==> flow/design.v <==
module Booth_Encoder #(
    parameter radix = 3
) (
    input [radix-1:0] input_num,
    output reg [5-1:0] NUM_CODE  
);
    always @(*) begin
        case (input_num)
            3'b000, 3'b111: NUM_CODE = 5'b10000;
            3'b001, 3'b010: NUM_CODE = 5'b00010;
            3'b101, 3'b110: NUM_CODE = 5'b00001;
            3'b011: NUM_CODE = 5'b01000;
            3'b100: NUM_CODE = 5'b00100;
        endcase
    end
endmodule
`timescale 1ns / 1ps
module Booth_MUL #(
    parameter INPUT_WIDTH = 8,
    parameter NUM_CODE_WIDTH = 5,
    parameter MATRIX_SIZE = 3,
    parameter OUTPUT_WIDTH=$clog2(MATRIX_SIZE*(2**INPUT_WIDTH))-1
) (
    input clk,reset_n,
    input signed [INPUT_WIDTH-1:0] input_q,
    input [NUM_CODE_WIDTH-1:0] NUM_CODE,
    input signed [OUTPUT_WIDTH-1:0] input_partialmul,
    output signed [OUTPUT_WIDTH-1:0] partialmul_out,
    output signed [INPUT_WIDTH-1:0] input_q_next
);
    wire signed [OUTPUT_WIDTH-1:0] input_partialmul_opshift;
    assign input_partialmul_opshift = input_partialmul <<< 2;
    reg signed [OUTPUT_WIDTH-1:0] pipeline_reg_input_partialmul_opshift;
    reg signed [INPUT_WIDTH-1:0] pipeline_reg_input_q;
    reg [NUM_CODE_WIDTH-1:0] pipeline_reg_NUM_CODE;
    reg signed [OUTPUT_WIDTH-1:0] partialmul_out_inner;
    wire signed [OUTPUT_WIDTH-1:0] q_ext, q_rev_ext;
    assign q_ext = pipeline_reg_input_q;
    assign q_rev_ext = -q_ext;
    always @(posedge clk or negedge reset_n) begin
        if (!reset_n)begin
            pipeline_reg_input_partialmul_opshift<=0;
            pipeline_reg_input_q<=0;
            pipeline_reg_NUM_CODE<=0;
        end
        else begin
            pipeline_reg_input_partialmul_opshift<=input_partialmul_opshift;
            pipeline_reg_input_q<=input_q;
            pipeline_reg_NUM_CODE<=NUM_CODE;
        end
    end
    reg signed [INPUT_WIDTH-1:0] input_q_state2;
    always @(posedge clk or negedge reset_n) begin
        if (!reset_n) begin
            partialmul_out_inner<=0;
            input_q_state2<=0;
        end
        else begin
            case (pipeline_reg_NUM_CODE)
                5'b01000:partialmul_out_inner<=(q_ext<<<1)+pipeline_reg_input_partialmul_opshift;
                5'b00100:partialmul_out_inner<=(q_rev_ext<<<1)+pipeline_reg_input_partialmul_opshift;
                5'b00010:partialmul_out_inner<=q_ext+pipeline_reg_input_partialmul_opshift;
                5'b00001:partialmul_out_inner<=q_rev_ext+pipeline_reg_input_partialmul_opshift;
                default:partialmul_out_inner<=pipeline_reg_input_partialmul_opshift;
            endcase
            input_q_state2<=pipeline_reg_input_q;
        end
    end
    assign input_q_next=input_q_state2;
    assign partialmul_out=partialmul_out_inner;
endmodule
`timescale 1ns / 1ps
module Booth_top #(
    parameter INPUT_WIDTH = 8,
    parameter NUM_CODE_WIDTH = 5,
    parameter MATRIX_SIZE = 3,
    parameter OUTPUT_WIDTH=$clog2(MATRIX_SIZE*(2**INPUT_WIDTH))-1
) (
    input clk,
    input reset_n,
    input signed [INPUT_WIDTH-1:0] input_q,
    input signed [INPUT_WIDTH-1:0] input_k,
    input signed [OUTPUT_WIDTH-1:0] left_final_partialmul_out,  
    output reg signed [OUTPUT_WIDTH-1:0] final_partialmul_out
);
    wire [NUM_CODE_WIDTH-1:0] NUM_CODE_0, NUM_CODE_1, NUM_CODE_2, NUM_CODE_3;
    wire signed [OUTPUT_WIDTH-1:0] partialmul_out_0;
    wire signed [OUTPUT_WIDTH-1:0] partialmul_out_1;
    wire signed [OUTPUT_WIDTH-1:0] partialmul_out_2;
    wire signed [OUTPUT_WIDTH-1:0] partialmul_out_3;
    wire signed [INPUT_WIDTH-1:0] q_next_0;
    wire signed [INPUT_WIDTH-1:0] q_next_1;
    wire signed [INPUT_WIDTH-1:0] q_next_2;
    Booth_Encoder booth_enc0 (
        .input_num($unsigned(input_k[7:5])),
        .NUM_CODE(NUM_CODE_0)
    );
    Booth_Encoder booth_enc1 (
        .input_num($unsigned(input_k[5:3])),
        .NUM_CODE(NUM_CODE_1)
    );
    Booth_Encoder booth_enc2 (
        .input_num($unsigned(input_k[3:1])),
        .NUM_CODE(NUM_CODE_2)
    );
    Booth_Encoder booth_enc3 (
        .input_num({$unsigned(input_k[1:0]), 1'b0}),
        .NUM_CODE(NUM_CODE_3)
    );
    Booth_MUL #(.MATRIX_SIZE(MATRIX_SIZE), .OUTPUT_WIDTH(OUTPUT_WIDTH),
                .INPUT_WIDTH(INPUT_WIDTH), .NUM_CODE_WIDTH(NUM_CODE_WIDTH)) Booth_MUL_0 (
        .clk(clk),
        .reset_n(reset_n),
        .input_q(input_q),
        .NUM_CODE(NUM_CODE_0),
        .input_partialmul({OUTPUT_WIDTH{1'b0}}),
        .partialmul_out(partialmul_out_0),
        .input_q_next(q_next_0)
    );
    Booth_MUL #(.MATRIX_SIZE(MATRIX_SIZE), .OUTPUT_WIDTH(OUTPUT_WIDTH),
                .INPUT_WIDTH(INPUT_WIDTH), .NUM_CODE_WIDTH(NUM_CODE_WIDTH)) Booth_MUL_1 (
        .clk(clk),
        .reset_n(reset_n),
        .input_q(q_next_0),
        .NUM_CODE(NUM_CODE_1),
        .input_partialmul(partialmul_out_0),
        .partialmul_out(partialmul_out_1),
        .input_q_next(q_next_1)
    );
    Booth_MUL #(.MATRIX_SIZE(MATRIX_SIZE), .OUTPUT_WIDTH(OUTPUT_WIDTH),
                .INPUT_WIDTH(INPUT_WIDTH), .NUM_CODE_WIDTH(NUM_CODE_WIDTH)) Booth_MUL_2 (
        .clk(clk),
        .reset_n(reset_n),
        .input_q(q_next_1),
        .NUM_CODE(NUM_CODE_2),
        .input_partialmul(partialmul_out_1),
        .partialmul_out(partialmul_out_2),
        .input_q_next(q_next_2)
    );
    Booth_MUL #(.MATRIX_SIZE(MATRIX_SIZE), .OUTPUT_WIDTH(OUTPUT_WIDTH),
                .INPUT_WIDTH(INPUT_WIDTH), .NUM_CODE_WIDTH(NUM_CODE_WIDTH)) Booth_MUL_3 (
        .clk(clk),
        .reset_n(reset_n),
        .input_q(q_next_2),
        .NUM_CODE(NUM_CODE_3),
        .input_partialmul(partialmul_out_2),
        .partialmul_out(partialmul_out_3),
        .input_q_next()
    );
    always @(posedge clk or negedge reset_n) begin
        if (!reset_n) final_partialmul_out <= 0;
        else final_partialmul_out <= partialmul_out_3 + left_final_partialmul_out;
    end
endmodule
module PE_Array #(
    parameter INPUT_WIDTH = 8,
    parameter NUM_CODE_WIDTH = 5,
    parameter MATRIX_SIZE = 3,
    parameter OUTPUT_WIDTH=$clog2(MATRIX_SIZE*(2**INPUT_WIDTH))-1
)(
    input clk,
    input reset_n,
    input [INPUT_WIDTH*MATRIX_SIZE-1:0] input_q,  
    input [INPUT_WIDTH*MATRIX_SIZE*MATRIX_SIZE-1:0] input_k,  
    output [OUTPUT_WIDTH*MATRIX_SIZE-1:0] final_partialmul_out   
);
    wire [OUTPUT_WIDTH*MATRIX_SIZE*(MATRIX_SIZE+1)-1:0] psum;
    genvar i, j;
    generate
        for (i = 0; i < MATRIX_SIZE; i = i + 1) begin : row
            assign psum[OUTPUT_WIDTH*(i*(MATRIX_SIZE+1))+:OUTPUT_WIDTH] = {OUTPUT_WIDTH{1'b0}};
            for (j = 0; j < MATRIX_SIZE; j = j + 1) begin : col
                Booth_top #(
                    .INPUT_WIDTH(INPUT_WIDTH),
                    .NUM_CODE_WIDTH(NUM_CODE_WIDTH),
                    .MATRIX_SIZE(MATRIX_SIZE),
                    .OUTPUT_WIDTH(OUTPUT_WIDTH)
                ) pe (
                    .clk(clk),
                    .reset_n(reset_n),
                    .input_q(input_q[INPUT_WIDTH*(MATRIX_SIZE-j)-1-:INPUT_WIDTH]),  
                    .input_k(input_k[INPUT_WIDTH*(MATRIX_SIZE*MATRIX_SIZE-MATRIX_SIZE*i-j)-1-:INPUT_WIDTH]),  
                    .left_final_partialmul_out(psum[OUTPUT_WIDTH*(i*(MATRIX_SIZE+1)+j)+:OUTPUT_WIDTH]),  
                    .final_partialmul_out(psum[OUTPUT_WIDTH*(i*(MATRIX_SIZE+1)+j+1)+:OUTPUT_WIDTH])  
                );
                if(j==MATRIX_SIZE-1) assign final_partialmul_out[(MATRIX_SIZE-i)*OUTPUT_WIDTH-1-:OUTPUT_WIDTH]=psum[OUTPUT_WIDTH*(i*(MATRIX_SIZE+1)+j+1)+:OUTPUT_WIDTH];
            end
        end
    endgenerate
endmodule
module Array_control#(
    parameter INPUT_WIDTH = 8,
    parameter NUM_CODE_WIDTH = 5,
    parameter MATRIX_SIZE = 3,
    parameter ADDR_WIDTH = $clog2(MATRIX_SIZE**2<<2),
    parameter OUTPUT_WIDTH=$clog2(MATRIX_SIZE*(2**INPUT_WIDTH))-1
)(
    input start,clk,reset_n,
    input        [INPUT_WIDTH*MATRIX_SIZE-1:0]      buffer_input_q, 
    input        [INPUT_WIDTH*MATRIX_SIZE*MATRIX_SIZE-1:0]           buffer_input_k,
    output       job_start,
    output reg         buffer_read_K_EN,
    output             buffer_read_Q_EN,
    output reg      write_enable,
    output reg     [ADDR_WIDTH-1:0]        write_addr,
    output     [ADDR_WIDTH-1:0]        buffer_Q_addr,
    output   [MATRIX_SIZE*OUTPUT_WIDTH-1:0]             QK_RESULT
);
localparam IDLE=1'b0;
localparam ROLLING=1'b1;
localparam PIPE_LATENCY = 1 + 2*4 + 1 + (MATRIX_SIZE-1);
localparam LAST_CNT = PIPE_LATENCY + MATRIX_SIZE - 1;
reg state;
reg [5:0] cnt;
assign job_start = (state==IDLE) & start;
assign buffer_read_Q_EN = (state==ROLLING) && (cnt < 2*MATRIX_SIZE-1);
assign buffer_Q_addr = cnt[ADDR_WIDTH-1:0];
wire [OUTPUT_WIDTH*MATRIX_SIZE-1:0] final_partialmul_out;
    PE_Array #(
        .INPUT_WIDTH(INPUT_WIDTH),
        .NUM_CODE_WIDTH(NUM_CODE_WIDTH),
        .MATRIX_SIZE(MATRIX_SIZE),
        .OUTPUT_WIDTH(OUTPUT_WIDTH)
    ) pe_array_inst (
        .clk(clk),
        .reset_n(reset_n),
        .input_q(buffer_input_q),
        .input_k(buffer_input_k),
        .final_partialmul_out(final_partialmul_out)
    );
assign QK_RESULT=final_partialmul_out;
always @(posedge clk or negedge reset_n) begin
    if(!reset_n)begin
        state<=IDLE;
        cnt<=0;
        buffer_read_K_EN<=0;
        write_enable<=0;
        write_addr<=0;
    end
    else case (state)
    IDLE: begin
        write_enable<=0;
        if(start) begin
            state<=ROLLING;
            cnt<=0;
            buffer_read_K_EN<=1;
        end
    end
    ROLLING:begin
        cnt<=cnt+1;
        buffer_read_K_EN<=0;
        if(cnt>=PIPE_LATENCY-1 && cnt<LAST_CNT) begin
            write_enable<=1;
            write_addr<=cnt-(PIPE_LATENCY-1);
        end
        else write_enable<=0;
        if(cnt==LAST_CNT-1) state<=IDLE;
    end
    endcase
end
endmodule
module matrix_buffer #(
    parameter INPUT_WIDTH = 8,
    parameter MATRIX_SIZE = 3,
    parameter ADDR_WIDTH = $clog2(MATRIX_SIZE**2 << 2)
)(
    input clk,
    input reset_n,
    input K_V_read_EN, K_V_write_EN, K_V_clear,
    input signed [INPUT_WIDTH*MATRIX_SIZE-1:0] MATRIX_INPUT,
    output reg signed [INPUT_WIDTH*MATRIX_SIZE*MATRIX_SIZE-1:0] MATRIX_OUTPUT  
);
    integer i, j;
    reg signed [INPUT_WIDTH*MATRIX_SIZE-1:0] BUFFER [MATRIX_SIZE-1:0];
    reg [ADDR_WIDTH-1:0] K_offset;
    always @(posedge clk or negedge reset_n) begin
        if (~reset_n) begin
            MATRIX_OUTPUT <= 0;
            K_offset <= 0;
           for (j = 0; j < MATRIX_SIZE; j = j + 1) begin
               BUFFER[j] <= {MATRIX_SIZE*INPUT_WIDTH{1'b0}};
           end
        end
        else begin
            if (K_V_read_EN) begin
                for (i = 0; i < MATRIX_SIZE; i = i + 1) begin
                    MATRIX_OUTPUT[(MATRIX_SIZE-i) * INPUT_WIDTH * MATRIX_SIZE -1 -: MATRIX_SIZE * INPUT_WIDTH] <= BUFFER[i];
                end
            end
            if (K_V_clear) K_offset <= 0;
            else if (K_V_write_EN) begin
                if (K_offset < MATRIX_SIZE) BUFFER[K_offset] <= MATRIX_INPUT;
                K_offset <= K_offset + 1;  
            end
        end
    end
endmodule
module row_buffer #(
    parameter INPUT_WIDTH = 8,          
    parameter MATRIX_SIZE = 3,          
    parameter ADDR_WIDTH = $clog2(MATRIX_SIZE**2<<2)  
)(
    input clk,
    input reset_n,
    input write_en, clear,                            
    input [MATRIX_SIZE*INPUT_WIDTH-1:0] ROW_INPUT,
    input read_en,                                      
    input [ADDR_WIDTH-1:0] read_addr,                   
    output reg [MATRIX_SIZE*INPUT_WIDTH-1:0] read_data       
);
    localparam DEPTH = 2*MATRIX_SIZE-1;
    reg [MATRIX_SIZE*INPUT_WIDTH-1:0] buffer_data [DEPTH-1:0];  
    reg [ADDR_WIDTH-1:0] offset;
    integer j;
    always @(posedge clk or negedge  reset_n) begin
        if (~reset_n) begin
           for (j = 0; j < DEPTH; j = j + 1) begin
               buffer_data[j] <= {MATRIX_SIZE*INPUT_WIDTH{1'b0}};
           end
            offset <= 0;
            read_data <= {MATRIX_SIZE*INPUT_WIDTH{1'b0}};
        end
        else begin
            if (clear) offset <= 0;
            else if (write_en) begin
                for (j = 0; j < MATRIX_SIZE; j = j + 1) begin
                    if (offset + j < DEPTH)
                        buffer_data[offset + j][(MATRIX_SIZE - j) * INPUT_WIDTH - 1 -: INPUT_WIDTH]
                            <= ROW_INPUT[(MATRIX_SIZE - j) * INPUT_WIDTH - 1 -: INPUT_WIDTH];
                end
                offset <= offset + 1;  
            end
            if (read_en) begin
                if (read_addr < DEPTH) read_data <= buffer_data[read_addr];
            end
        end
    end
endmodule
module OutputBuffer #(
    parameter MATRIX_SIZE = 3,
    parameter INPUT_WIDTH=8,
    parameter ADDR_WIDTH = $clog2(MATRIX_SIZE**2<<2),
    parameter OUTPUT_WIDTH = $clog2(MATRIX_SIZE*(2**INPUT_WIDTH))-1
)(
    input clk,
    input reset_n,
    input read_en,
    input [ADDR_WIDTH-1:0] READ_ADDR,
    input write_enable,
    input [ADDR_WIDTH-1:0] write_addr,
    input [OUTPUT_WIDTH*MATRIX_SIZE-1:0] QK_RESULT ,  
    output reg [MATRIX_SIZE*OUTPUT_WIDTH-1:0] QK_RESULT_READ
);
reg [OUTPUT_WIDTH-1:0] BUFFER [MATRIX_SIZE-1:0][MATRIX_SIZE-1:0];  
integer i,j;
always @(posedge clk or negedge  reset_n) begin
    if (~reset_n) begin
        QK_RESULT_READ<=0;
        for(i=0;i<MATRIX_SIZE;i=i+1) for(j=0;j<MATRIX_SIZE;j=j+1) BUFFER[i][j]<=0;
    end else begin
        if(write_enable) begin
            for(i=0;i<MATRIX_SIZE;i=i+1)
                if(write_addr<MATRIX_SIZE)
                    BUFFER[i][write_addr]<=QK_RESULT[(MATRIX_SIZE-i)*OUTPUT_WIDTH-1-:OUTPUT_WIDTH];
        end
        if(read_en && READ_ADDR<MATRIX_SIZE) begin
            for (i = 0; i < MATRIX_SIZE; i = i + 1) begin
                QK_RESULT_READ[(MATRIX_SIZE-i) * OUTPUT_WIDTH -1 -: OUTPUT_WIDTH] <= BUFFER[READ_ADDR][i]; 
            end
        end
    end
end
endmodule
module Attention_top #(
    parameter INPUT_WIDTH = 8,
    parameter NUM_CODE_WIDTH = 5,
    parameter MATRIX_SIZE = 3,
    parameter ADDR_WIDTH = $clog2(MATRIX_SIZE**2<<2),
    parameter OUTPUT_WIDTH = $clog2(MATRIX_SIZE*(2**INPUT_WIDTH))-1
)(
    input clk,
    input reset_n,
    input start,
    input softmax_req,DATA_write_EN,
    input  [INPUT_WIDTH*MATRIX_SIZE-1:0] Q_INPUT,
    input [INPUT_WIDTH*MATRIX_SIZE-1:0] MATRIX_INPUT,
    output reg [MATRIX_SIZE*OUTPUT_WIDTH-1:0] Output_RESULT,
    input output_req
);
wire [ADDR_WIDTH-1:0] Q_S_addr, write_addr;
wire [MATRIX_SIZE*OUTPUT_WIDTH-1:0] QK_RESULT;
wire write_enable;
wire job_start;
wire [INPUT_WIDTH*MATRIX_SIZE*MATRIX_SIZE-1:0] MATRIX_OUTPUT;
wire [OUTPUT_WIDTH*MATRIX_SIZE-1:0] output_buffer_READ_VALUE;
wire [INPUT_WIDTH*MATRIX_SIZE-1:0] Q_S_date;
wire K_V_read_EN;
wire Q_S_read_EN;
reg output_buffer_READ_EN;
reg [ADDR_WIDTH-1:0] output_buffer_READ_ADDR;
reg [ADDR_WIDTH-1:0] output_READ_ADDR;
    Array_control #(
        .INPUT_WIDTH(INPUT_WIDTH),
        .NUM_CODE_WIDTH(NUM_CODE_WIDTH),
        .MATRIX_SIZE(MATRIX_SIZE),
        .ADDR_WIDTH(ADDR_WIDTH),
        .OUTPUT_WIDTH(OUTPUT_WIDTH)
    ) array_control_inst (
        .start(start),
        .clk(clk),
        .reset_n(reset_n),
        .buffer_input_q(Q_S_date),
        .buffer_input_k(MATRIX_OUTPUT),
        .job_start(job_start),
        .buffer_read_K_EN(K_V_read_EN),
        .buffer_read_Q_EN(Q_S_read_EN),
        .write_enable(write_enable),
        .write_addr(write_addr),
        .buffer_Q_addr(Q_S_addr),
        .QK_RESULT(QK_RESULT)
    );
    matrix_buffer #(
        .INPUT_WIDTH(INPUT_WIDTH),
        .MATRIX_SIZE(MATRIX_SIZE),
        .ADDR_WIDTH(ADDR_WIDTH)
    ) matrix_buffer_inst (
        .clk(clk),
        .reset_n(reset_n),
        .K_V_read_EN(K_V_read_EN),
        .K_V_write_EN(DATA_write_EN),
        .K_V_clear(job_start),
        .MATRIX_INPUT(MATRIX_INPUT),
        .MATRIX_OUTPUT(MATRIX_OUTPUT)
    );
    row_buffer #(
        .INPUT_WIDTH(INPUT_WIDTH),
        .MATRIX_SIZE(MATRIX_SIZE),
        .ADDR_WIDTH(ADDR_WIDTH)
    ) row_buffer_inst (
        .clk(clk),
        .reset_n(reset_n),
        .write_en(DATA_write_EN),
        .clear(job_start),
        .ROW_INPUT(Q_INPUT),
        .read_en(Q_S_read_EN),
        .read_addr(Q_S_addr),
        .read_data(Q_S_date)
    );
    OutputBuffer #(
        .MATRIX_SIZE(MATRIX_SIZE),
        .INPUT_WIDTH(INPUT_WIDTH),
        .ADDR_WIDTH(ADDR_WIDTH),
        .OUTPUT_WIDTH(OUTPUT_WIDTH)
    ) output_buffer_inst (
        .clk(clk),
        .reset_n(reset_n),
        .write_enable(write_enable),
        .write_addr(write_addr),
        .QK_RESULT(QK_RESULT),
        .read_en(output_buffer_READ_EN),
        .READ_ADDR(output_buffer_READ_ADDR),
        .QK_RESULT_READ(output_buffer_READ_VALUE)
    );
    always @(posedge clk or negedge reset_n) begin
        if(~reset_n) begin
            output_READ_ADDR<=0;
            output_buffer_READ_EN<=0;
            output_buffer_READ_ADDR<=0;
            Output_RESULT<=0;
        end
        else if(output_req) begin
            output_buffer_READ_EN<=1;
            output_buffer_READ_ADDR<=output_READ_ADDR;
            output_READ_ADDR<=output_READ_ADDR+1;
            Output_RESULT<=output_buffer_READ_VALUE;
        end
        else begin
            output_READ_ADDR<=0;
            output_buffer_READ_EN<=0;
            Output_RESULT<=0;
        end
    end
endmodule
Memo
Re: synthesis data of Attention_top

**Tool chain data of Attention_top**

Each step is given for the RTL above and for the edited RTL.
Lines under "before" count in the file above, lines under "after" in the edited file.
"difference" is "after" less "before", of the values as shown.
Operators: Yosys type, input widths -> output width; for muxes data width and select width s.
Cell names lack the library's common part.
A cell with - has no value.

- Design top: Attention_top
- Clock port: clk
- Standard-cell library: sky130hd
- Corner: tt_025C_1v80

**The edit**

The edit as a unified diff against the file above.
The edited RTL no longer does the same as the RTL above: the edit was made by script, with no optimisation intended.

```diff
@@ -41,13 +41,12 @@
         if (!reset_n)begin
             pipeline_reg_input_partialmul_opshift<=0;
-            pipeline_reg_input_q<=0;
             pipeline_reg_NUM_CODE<=0;
         end
         else begin
             pipeline_reg_input_partialmul_opshift<=input_partialmul_opshift;
-            pipeline_reg_input_q<=input_q;
             pipeline_reg_NUM_CODE<=NUM_CODE;
         end
     end
+    always @(*) pipeline_reg_input_q = input_q;
     reg signed [INPUT_WIDTH-1:0] input_q_state2;
     always @(posedge clk or negedge reset_n) begin
```

**Word level**

Yosys after proc, flatten, opt, wreduce and memory -nomap, before mapping. Print and check cells are not counted.
Yosys's memory passes give these memory sizes; they may raise the number of words (mostly to a power of two), join words into wider ones and drop unused or constant bits.

Bit counts:

| element | before | after | difference |
|---|---|---|---|
| register bits after elaboration | 1063 | 967 | -96 |
| memory bits (read-only) | 1440 | 1440 | 0 |
| word width x clocked read ports | 180 | 180 | 0 |
| memory cells | 36 | 36 | 0 |
| input bits | 54 | 54 | 0 |
| word-level cells | 718 | 706 | -12 |

Memories:

| element | before | after |
|---|---|---|
| shape (words x width / read and write ports) | 8x5 r1 w0; 8x5 r1 w0; 8x5 r1 w0; 8x5 r1 w0; 8x5 r1 w0; 8x5 r1 w0; (+30) | 8x5 r1 w0; 8x5 r1 w0; 8x5 r1 w0; 8x5 r1 w0; 8x5 r1 w0; 8x5 r1 w0; (+30) |

The mark (+n) counts cells that are not listed.

Cells by class:

| element | before | after | difference |
|---|---|---|---|
| add/sub/neg operators | 138 | 138 | 0 |
| $mul | 1 | 1 | 0 |
| order comparisons | 9 | 9 | 0 |
| equal/unequal tests | 212 | 212 | 0 |
| multiplexer cells | 110 | 110 | 0 |
| bitwise gates (word level) | 3 | 3 | 0 |
| reductions and logical operators | 71 | 71 | 0 |

Operator list:

| operator | before | after | difference |
|---|---|---|---|
| $mux 9 | 54 | 54 | 0 |
| $add 5x5->5 | 36 | 36 | 0 |
| $add 7x7->7 | 36 | 36 | 0 |
| $eq 5x1->1 const B | 36 | 36 | 0 |
| $eq 5x2->1 const B | 36 | 36 | 0 |
| $eq 5x3->1 const B | 36 | 36 | 0 |
| $eq 5x4->1 const B | 36 | 36 | 0 |
| $logic_not 1->1 | 36 | 36 | 0 |
| $add 9x9->9 | 33 | 33 | 0 |
| $eq 4x3->1 const B | 24 | 24 | 0 |
| $reduce_and 4->1 | 18 | 18 | 0 |
| $eq 4x2->1 const B | 12 | 12 | 0 |
| $add 8x9->9 | 9 | 9 | 0 |
| $pmux 3 s4 | 9 | 9 | 0 |
| $pmux 5 s4 | 9 | 9 | 0 |
| $pmux 7 s4 | 9 | 9 | 0 |
| $pmux 9 s4 | 9 | 9 | 0 |
| $eq 3x2->1 const B | 8 | 8 | 0 |
| $eq 4x1->1 const B | 6 | 6 | 0 |
| $eq 4x4->1 const B | 6 | 6 | 0 |
| $logic_not 4->1 | 6 | 6 | 0 |
| $mux 6 | 6 | 6 | 0 |
| $mux 1 | 5 | 5 | 0 |
| $eq 3x1->1 const B | 4 | 4 | 0 |
| $eq 3x3->1 const B | 4 | 4 | 0 |
| $logic_not 3->1 | 4 | 4 | 0 |
| $add 6x1->6 const B | 3 | 3 | 0 |
| $logic_and 1x1->1 | 3 | 3 | 0 |

Not every row of either side is listed.

**Longest topological paths**

Yosys ltp: most cells in a row. Word level: on the elaborated netlist, between registers, memories and ports. Mapped: between sequential cells and ports; inverters and the memories' decode and read muxes count.

Logic depth:

| element | before | after | difference |
|---|---|---|---|
| depth in word-level cells | 9 | 9 | 0 |
| ABC_AREA | 0 | 0 | - |
| mapped depth | 18 | 18 | 0 |

**After synthesis**

Yosys stat after the flow's synthesis: flattened, memories mapped to cells. It holds for the ABC_AREA given above (unset counts as 0); a run with the other value may have another netlist.

Cell types:

| cell | before | after | difference |
|---|---|---|---|
| dfrtp_1 | 1234 | 1138 | -96 |
| a22oi_1 | 108 | 136 | +28 |
| nor3_1 | 50 | 70 | +20 |
| a221o_1 | 42 | 23 | -19 |
| nor2_1 | 366 | 348 | -18 |
| a221oi_1 | 47 | 35 | -12 |
| clkbuf_1 | 175 | 164 | -11 |
| nand3_1 | 92 | 81 | -11 |
| nand2_1 | 397 | 387 | -10 |
| a22o_1 | 38 | 28 | -10 |
| o221a_2 | 1 | 11 | +10 |
| nor2b_1 | 99 | 90 | -9 |
| xor2_1 | 79 | 87 | +8 |
| nand2b_1 | 20 | 28 | +8 |
| a21boi_0 | 9 | 1 | -8 |
| mux2_4 | 0 | 8 | +8 |
| mux2_2 | 320 | 313 | -7 |
| nor4_1 | 41 | 34 | -7 |

Not every row of either side is listed.

Synthesis totals:

| element | before | after | difference |
|---|---|---|---|
| mapped cells | 5229 | 5086 | -143 |
| mapped area (µm²) | 58084.5 | 55509.5 | -2575.0 |
| flip-flop cells | 1234 | 1138 | -96 |

By module: a second synthesis without flattening, with its own total; a netlist apart from the flattened one above.

Second synthesis, totals:

| element | before | after | difference |
|---|---|---|---|
| cell total of the unflattened synthesis | 8364 | 8076 | -288 |
| area (unflattened synthesis) (µm²) | 91951.9 | 84745.0 | -7206.9 |

Each row is one instance without its submodules.

Modules, before:

| module | times used | cells | area (µm²) | seq. area (µm²) |
|---|---|---|---|---|
| Booth_MUL | 36 | 163 | 1726.7 | 925.9 |
| OutputBuffer | 1 | 762 | 7233.2 | 2702.6 |
| row_buffer | 1 | 454 | 6693.9 | 3753.6 |
| matrix_buffer | 1 | 338 | 5730.5 | 3753.6 |
| Booth_top | 9 | 51 | 569.3 | 225.2 |
| Booth_Encoder | 36 | 9 | 80.1 | 0.0 |
| Attention_top | 1 | 94 | 1362.6 | 1001.0 |
| Array_control | 1 | 64 | 762.0 | 375.4 |
| PE_Array | 1 | 1 | 3.8 | 0.0 |

Modules, after:

| module | times used | cells | area (µm²) | seq. area (µm²) |
|---|---|---|---|---|
| Booth_MUL | 36 | 155 | 1526.5 | 725.7 |
| OutputBuffer | 1 | 762 | 7233.2 | 2702.6 |
| row_buffer | 1 | 454 | 6693.9 | 3753.6 |
| matrix_buffer | 1 | 338 | 5730.5 | 3753.6 |
| Booth_top | 9 | 51 | 569.3 | 225.2 |
| Booth_Encoder | 36 | 9 | 80.1 | 0.0 |
| Attention_top | 1 | 94 | 1362.6 | 1001.0 |
| Array_control | 1 | 64 | 762.0 | 375.4 |
| PE_Array | 1 | 1 | 3.8 | 0.0 |

**Timing after synthesis**

Source: OpenSTA report_checks on the synthesized netlist (no wires, ideal clock, input and output delay 20% of the period each), path of least setup slack; recovery checks are left aside. Register names are those of the netlist, which keeps one name where synthesis merged equal registers.

Timing path after synthesis:

| element | before | after | difference |
|---|---|---|---|
| kind | flip-flop to flip-flop | flip-flop to flip-flop | - |
| start | reg output_buffer_READ_ADDR[0] | reg output_buffer_READ_ADDR[0] | - |
| end | reg output_buffer_inst.QK_RESULT_READ[19] | reg output_buffer_inst.QK_RESULT_READ[19] | - |
| clock period (ns) | 5.0 | 5.0 | 0.0 |
| library setup time (ns) | 0.131 | 0.123 | -0.008 |
| arrival (ns) | 3.230 | 3.336 | +0.106 |
| required time (ns) | 4.869 | 4.877 | +0.008 |
| path slack (ns) | 1.639 | 1.541 | -0.098 |
| path delay (ns) | 3.361 | 3.459 | +0.098 |
| stages | 14 | 13 | -1 |
| buffers on the path | 2 | 2 | 0 |
| synthesis period reached (ns) | 3.361 | 3.459 | +0.098 |

"path delay" is the arrival time less input delay plus setup time.
"stages": output pins that drive a net of the path, with the launching flip-flop's if there is one; two outputs of one cell count as two.
"synthesis period reached" = period - worst setup slack (recovery checks aside). The figure is calculated, with input and output delays left at 20% of the set period.
The rows between start and end are the longest chain of elaborated cells between them; the timing report does not say that the signal goes this way. Where chains are equally long, one stands for them.
A line is the first line of the expression or statement that the cell stems from. Yosys adds cells for indexed reads and writes and turns some case tables into memories.

On the way, after synthesis, before:
- Cell sequence: dfrtp_1 -> inv_1 -> ha_1 -> inv_1 -> fa_1 -> ha_1 -> clkbuf_1 -> clkbuf_1 -> mux2i_1 -> o22ai_1 -> a22oi_1 -> nand3b_1 -> nor4_1 -> a31oi_1
- Length of the longest elaborated chain: 5
- Elaborated cells between the ends (all ways): 15
- Source lines of those cells: 2
- Those cells by class: add/sub: 2; mul: 1; compare: 1; eq/ne: 8; mux: 1; reduce/logical: 2

Ends and longest elaborated chain, after synthesis, before:

| element | line | source |
|---|---|---|
| start, declared | 400 | `reg [ADDR_WIDTH-1:0] output_buffer_READ_ADDR;` |
| start, assigned | 468 | `output_buffer_READ_ADDR<=0;` |
| start, assigned | 473 | `output_buffer_READ_ADDR<=output_READ_ADDR;` |
| $sub 2x6->7 | 368 | `QK_RESULT_READ[(MATRIX_SIZE-i) * OUTPUT_WIDTH -1 -: OUTPUT_WIDTH] <= BUFFER[READ_ADDR][i];` |
| $mul 32x2->4 | 368 |  |
| $add 4x2->4 | 368 |  |
| $eq 4x4->1 | 368 |  |
| $pmux 9 s9 | 368 |  |
| end, assigned | 358 | `QK_RESULT_READ<=0;` |
| end, assigned | 368 |  |
| end, declared | 352 | `output reg [MATRIX_SIZE*OUTPUT_WIDTH-1:0] QK_RESULT_READ` |

On the way, after synthesis, after:
- Cell sequence: dfrtp_1 -> inv_1 -> ha_1 -> inv_1 -> fa_1 -> ha_1 -> clkbuf_1 -> and2_1 -> clkbuf_1 -> or4_1 -> mux2i_1 -> nand2_1 -> o221a_2
- Length of the longest elaborated chain: 5
- Elaborated cells between the ends (all ways): 15
- Source lines of those cells: 2
- Those cells by class: add/sub: 2; mul: 1; compare: 1; eq/ne: 8; mux: 1; reduce/logical: 2

Ends and longest elaborated chain, after synthesis, after:

| element | line | source |
|---|---|---|
| start, declared | 399 | `reg [ADDR_WIDTH-1:0] output_buffer_READ_ADDR;` |
| start, assigned | 467 | `output_buffer_READ_ADDR<=0;` |
| start, assigned | 472 | `output_buffer_READ_ADDR<=output_READ_ADDR;` |
| $sub 2x6->7 | 367 | `QK_RESULT_READ[(MATRIX_SIZE-i) * OUTPUT_WIDTH -1 -: OUTPUT_WIDTH] <= BUFFER[READ_ADDR][i];` |
| $mul 32x2->4 | 367 |  |
| $add 4x2->4 | 367 |  |
| $eq 4x4->1 | 367 |  |
| $pmux 9 s9 | 367 |  |
| end, assigned | 357 | `QK_RESULT_READ<=0;` |
| end, assigned | 367 |  |
| end, declared | 351 | `output reg [MATRIX_SIZE*OUTPUT_WIDTH-1:0] QK_RESULT_READ` |

**Timing after layout**

Path of least setup slack in the final report of each run of pair A (OpenROAD, finished layout, wires in). Where an end is a register, its clock arrival counts in the times.

Timing path after layout:

| element | before | after | difference |
|---|---|---|---|
| kind | flip-flop to flip-flop | flip-flop to flip-flop | - |
| start | reg output_buffer_READ_ADDR[0] | reg output_buffer_READ_ADDR[0] | - |
| end | reg output_buffer_inst.QK_RESULT_READ[24] | reg output_buffer_inst.QK_RESULT_READ[25] | - |
| clock period (ns) | 4.14 | 4.14 | 0.00 |
| library setup time (ns) | 0.13 | 0.11 | -0.02 |
| arrival (ns) | 4.49 | 4.31 | -0.18 |
| required time (ns) | 4.75 | 4.75 | 0.00 |
| path slack (ns) | 0.26 | 0.44 | +0.18 |
| stages | 14 | 13 | -1 |
| buffers on the path | 1 | 1 | 0 |

The rows between start and end are the longest chain of elaborated cells between them; the timing report does not say that the signal goes this way. Where chains are equally long, one stands for them.

On the way, after layout, before:
- Cell sequence: dfrtp_1 -> inv_1 -> ha_1 -> inv_1 -> fa_1 -> ha_1 -> buf_4 -> nor2b_1 -> a21boi_0 -> a31oi_1 -> o41ai_1 -> nand3_1 -> nor3_1 -> o22ai_1
- Length of the longest elaborated chain: 5
- Elaborated cells between the ends (all ways): 15
- Source lines of those cells: 2
- Those cells by class: add/sub: 2; mul: 1; compare: 1; eq/ne: 8; mux: 1; reduce/logical: 2

Ends and longest elaborated chain, after layout, before:

| element | line | source |
|---|---|---|
| start, declared | 400 | `reg [ADDR_WIDTH-1:0] output_buffer_READ_ADDR;` |
| start, assigned | 468 | `output_buffer_READ_ADDR<=0;` |
| start, assigned | 473 | `output_buffer_READ_ADDR<=output_READ_ADDR;` |
| $sub 2x6->7 | 368 | `QK_RESULT_READ[(MATRIX_SIZE-i) * OUTPUT_WIDTH -1 -: OUTPUT_WIDTH] <= BUFFER[READ_ADDR][i];` |
| $mul 32x2->4 | 368 |  |
| $add 4x2->4 | 368 |  |
| $eq 4x4->1 | 368 |  |
| $pmux 9 s9 | 368 |  |
| end, assigned | 358 | `QK_RESULT_READ<=0;` |
| end, assigned | 368 |  |
| end, declared | 352 | `output reg [MATRIX_SIZE*OUTPUT_WIDTH-1:0] QK_RESULT_READ` |

On the way, after layout, after:
- Cell sequence: dfrtp_1 -> inv_1 -> ha_1 -> inv_1 -> fa_1 -> ha_1 -> buf_4 -> and3b_1 -> a221oi_1 -> a31oi_1 -> a221oi_1 -> nand4_1 -> o221a_2
- Length of the longest elaborated chain: 5
- Elaborated cells between the ends (all ways): 15
- Source lines of those cells: 2
- Those cells by class: add/sub: 2; mul: 1; compare: 1; eq/ne: 8; mux: 1; reduce/logical: 2

Ends and longest elaborated chain, after layout, after:

| element | line | source |
|---|---|---|
| start, declared | 399 | `reg [ADDR_WIDTH-1:0] output_buffer_READ_ADDR;` |
| start, assigned | 467 | `output_buffer_READ_ADDR<=0;` |
| start, assigned | 472 | `output_buffer_READ_ADDR<=output_READ_ADDR;` |
| $sub 2x6->7 | 367 | `QK_RESULT_READ[(MATRIX_SIZE-i) * OUTPUT_WIDTH -1 -: OUTPUT_WIDTH] <= BUFFER[READ_ADDR][i];` |
| $mul 32x2->4 | 367 |  |
| $add 4x2->4 | 367 |  |
| $eq 4x4->1 | 367 |  |
| $pmux 9 s9 | 367 |  |
| end, assigned | 357 | `QK_RESULT_READ<=0;` |
| end, assigned | 367 |  |
| end, declared | 351 | `output reg [MATRIX_SIZE*OUTPUT_WIDTH-1:0] QK_RESULT_READ` |

**Layout results**

Both versions went through the flow (Yosys, OpenROAD) with the same settings in each pair. Constraints: input delay and output delay 20% of the set period each, output load 0.01 pF.

Flow settings, pair A:
- CORE_UTILIZATION: 40
- period_ns: 4.14
- CAP_MARGIN: 20
- CORE_MARGIN: 2
- SLEW_MARGIN: 20

Results, pair A:

| element | before | after | difference |
|---|---|---|---|
| synthesis area (µm²) | 58084.5 | 55509.5 | -2575.0 |
| die area (µm²) | 148275.0 | 141771.0 | -6504.0 |
| std-cell area (final layout) (µm²) | 66241.0 | 63271.9 | -2969.1 |
| final design utilization | 0.461 | 0.46 | -0.001 |
| worst setup slack after layout (ns) | 0.259 | 0.440 | +0.181 |
| setup total negative slack (ns) | 0.000 | 0.000 | 0.000 |
| power consumption (µW) | 54251 | 47690 | -6561 |
| clock period reached (ns) | 3.881 | 3.700 | -0.181 |

Flow settings, pair B:
- CAP_MARGIN: 10
- CORE_UTILIZATION: 57
- GPL_ROUTABILITY_DRIVEN: 1
- MIN_ROUTING_LAYER: met2
- PLACE_DENSITY_LB_ADDON: 0.29
- SLEW_MARGIN: 10
- period_ns: 5.16
- CORE_MARGIN: 2

Results, pair B:

| element | before | after | difference |
|---|---|---|---|
| synthesis area (µm²) | 58084.5 | 55509.5 | -2575.0 |
| die area (µm²) | 104471.0 | 99897.1 | -4573.9 |
| std-cell area (final layout) (µm²) | 64867.2 | 61748.0 | -3119.2 |
| final design utilization | 0.639 | 0.639 | 0.000 |
| worst setup slack after layout (ns) | 0.701 | 1.111 | +0.410 |
| setup total negative slack (ns) | 0.000 | 0.000 | 0.000 |
| power consumption (µW) | 44154 | 38652 | -5502 |
| clock period reached (ns) | 4.459 | 4.049 | -0.410 |

"clock period reached" is the run's clock period less its worst setup slack. It is reckoned from that one timing run; input and output delays stay at 20% of the period that was set.
"power consumption": no workload was simulated; the value follows from the tool's default switching activity.
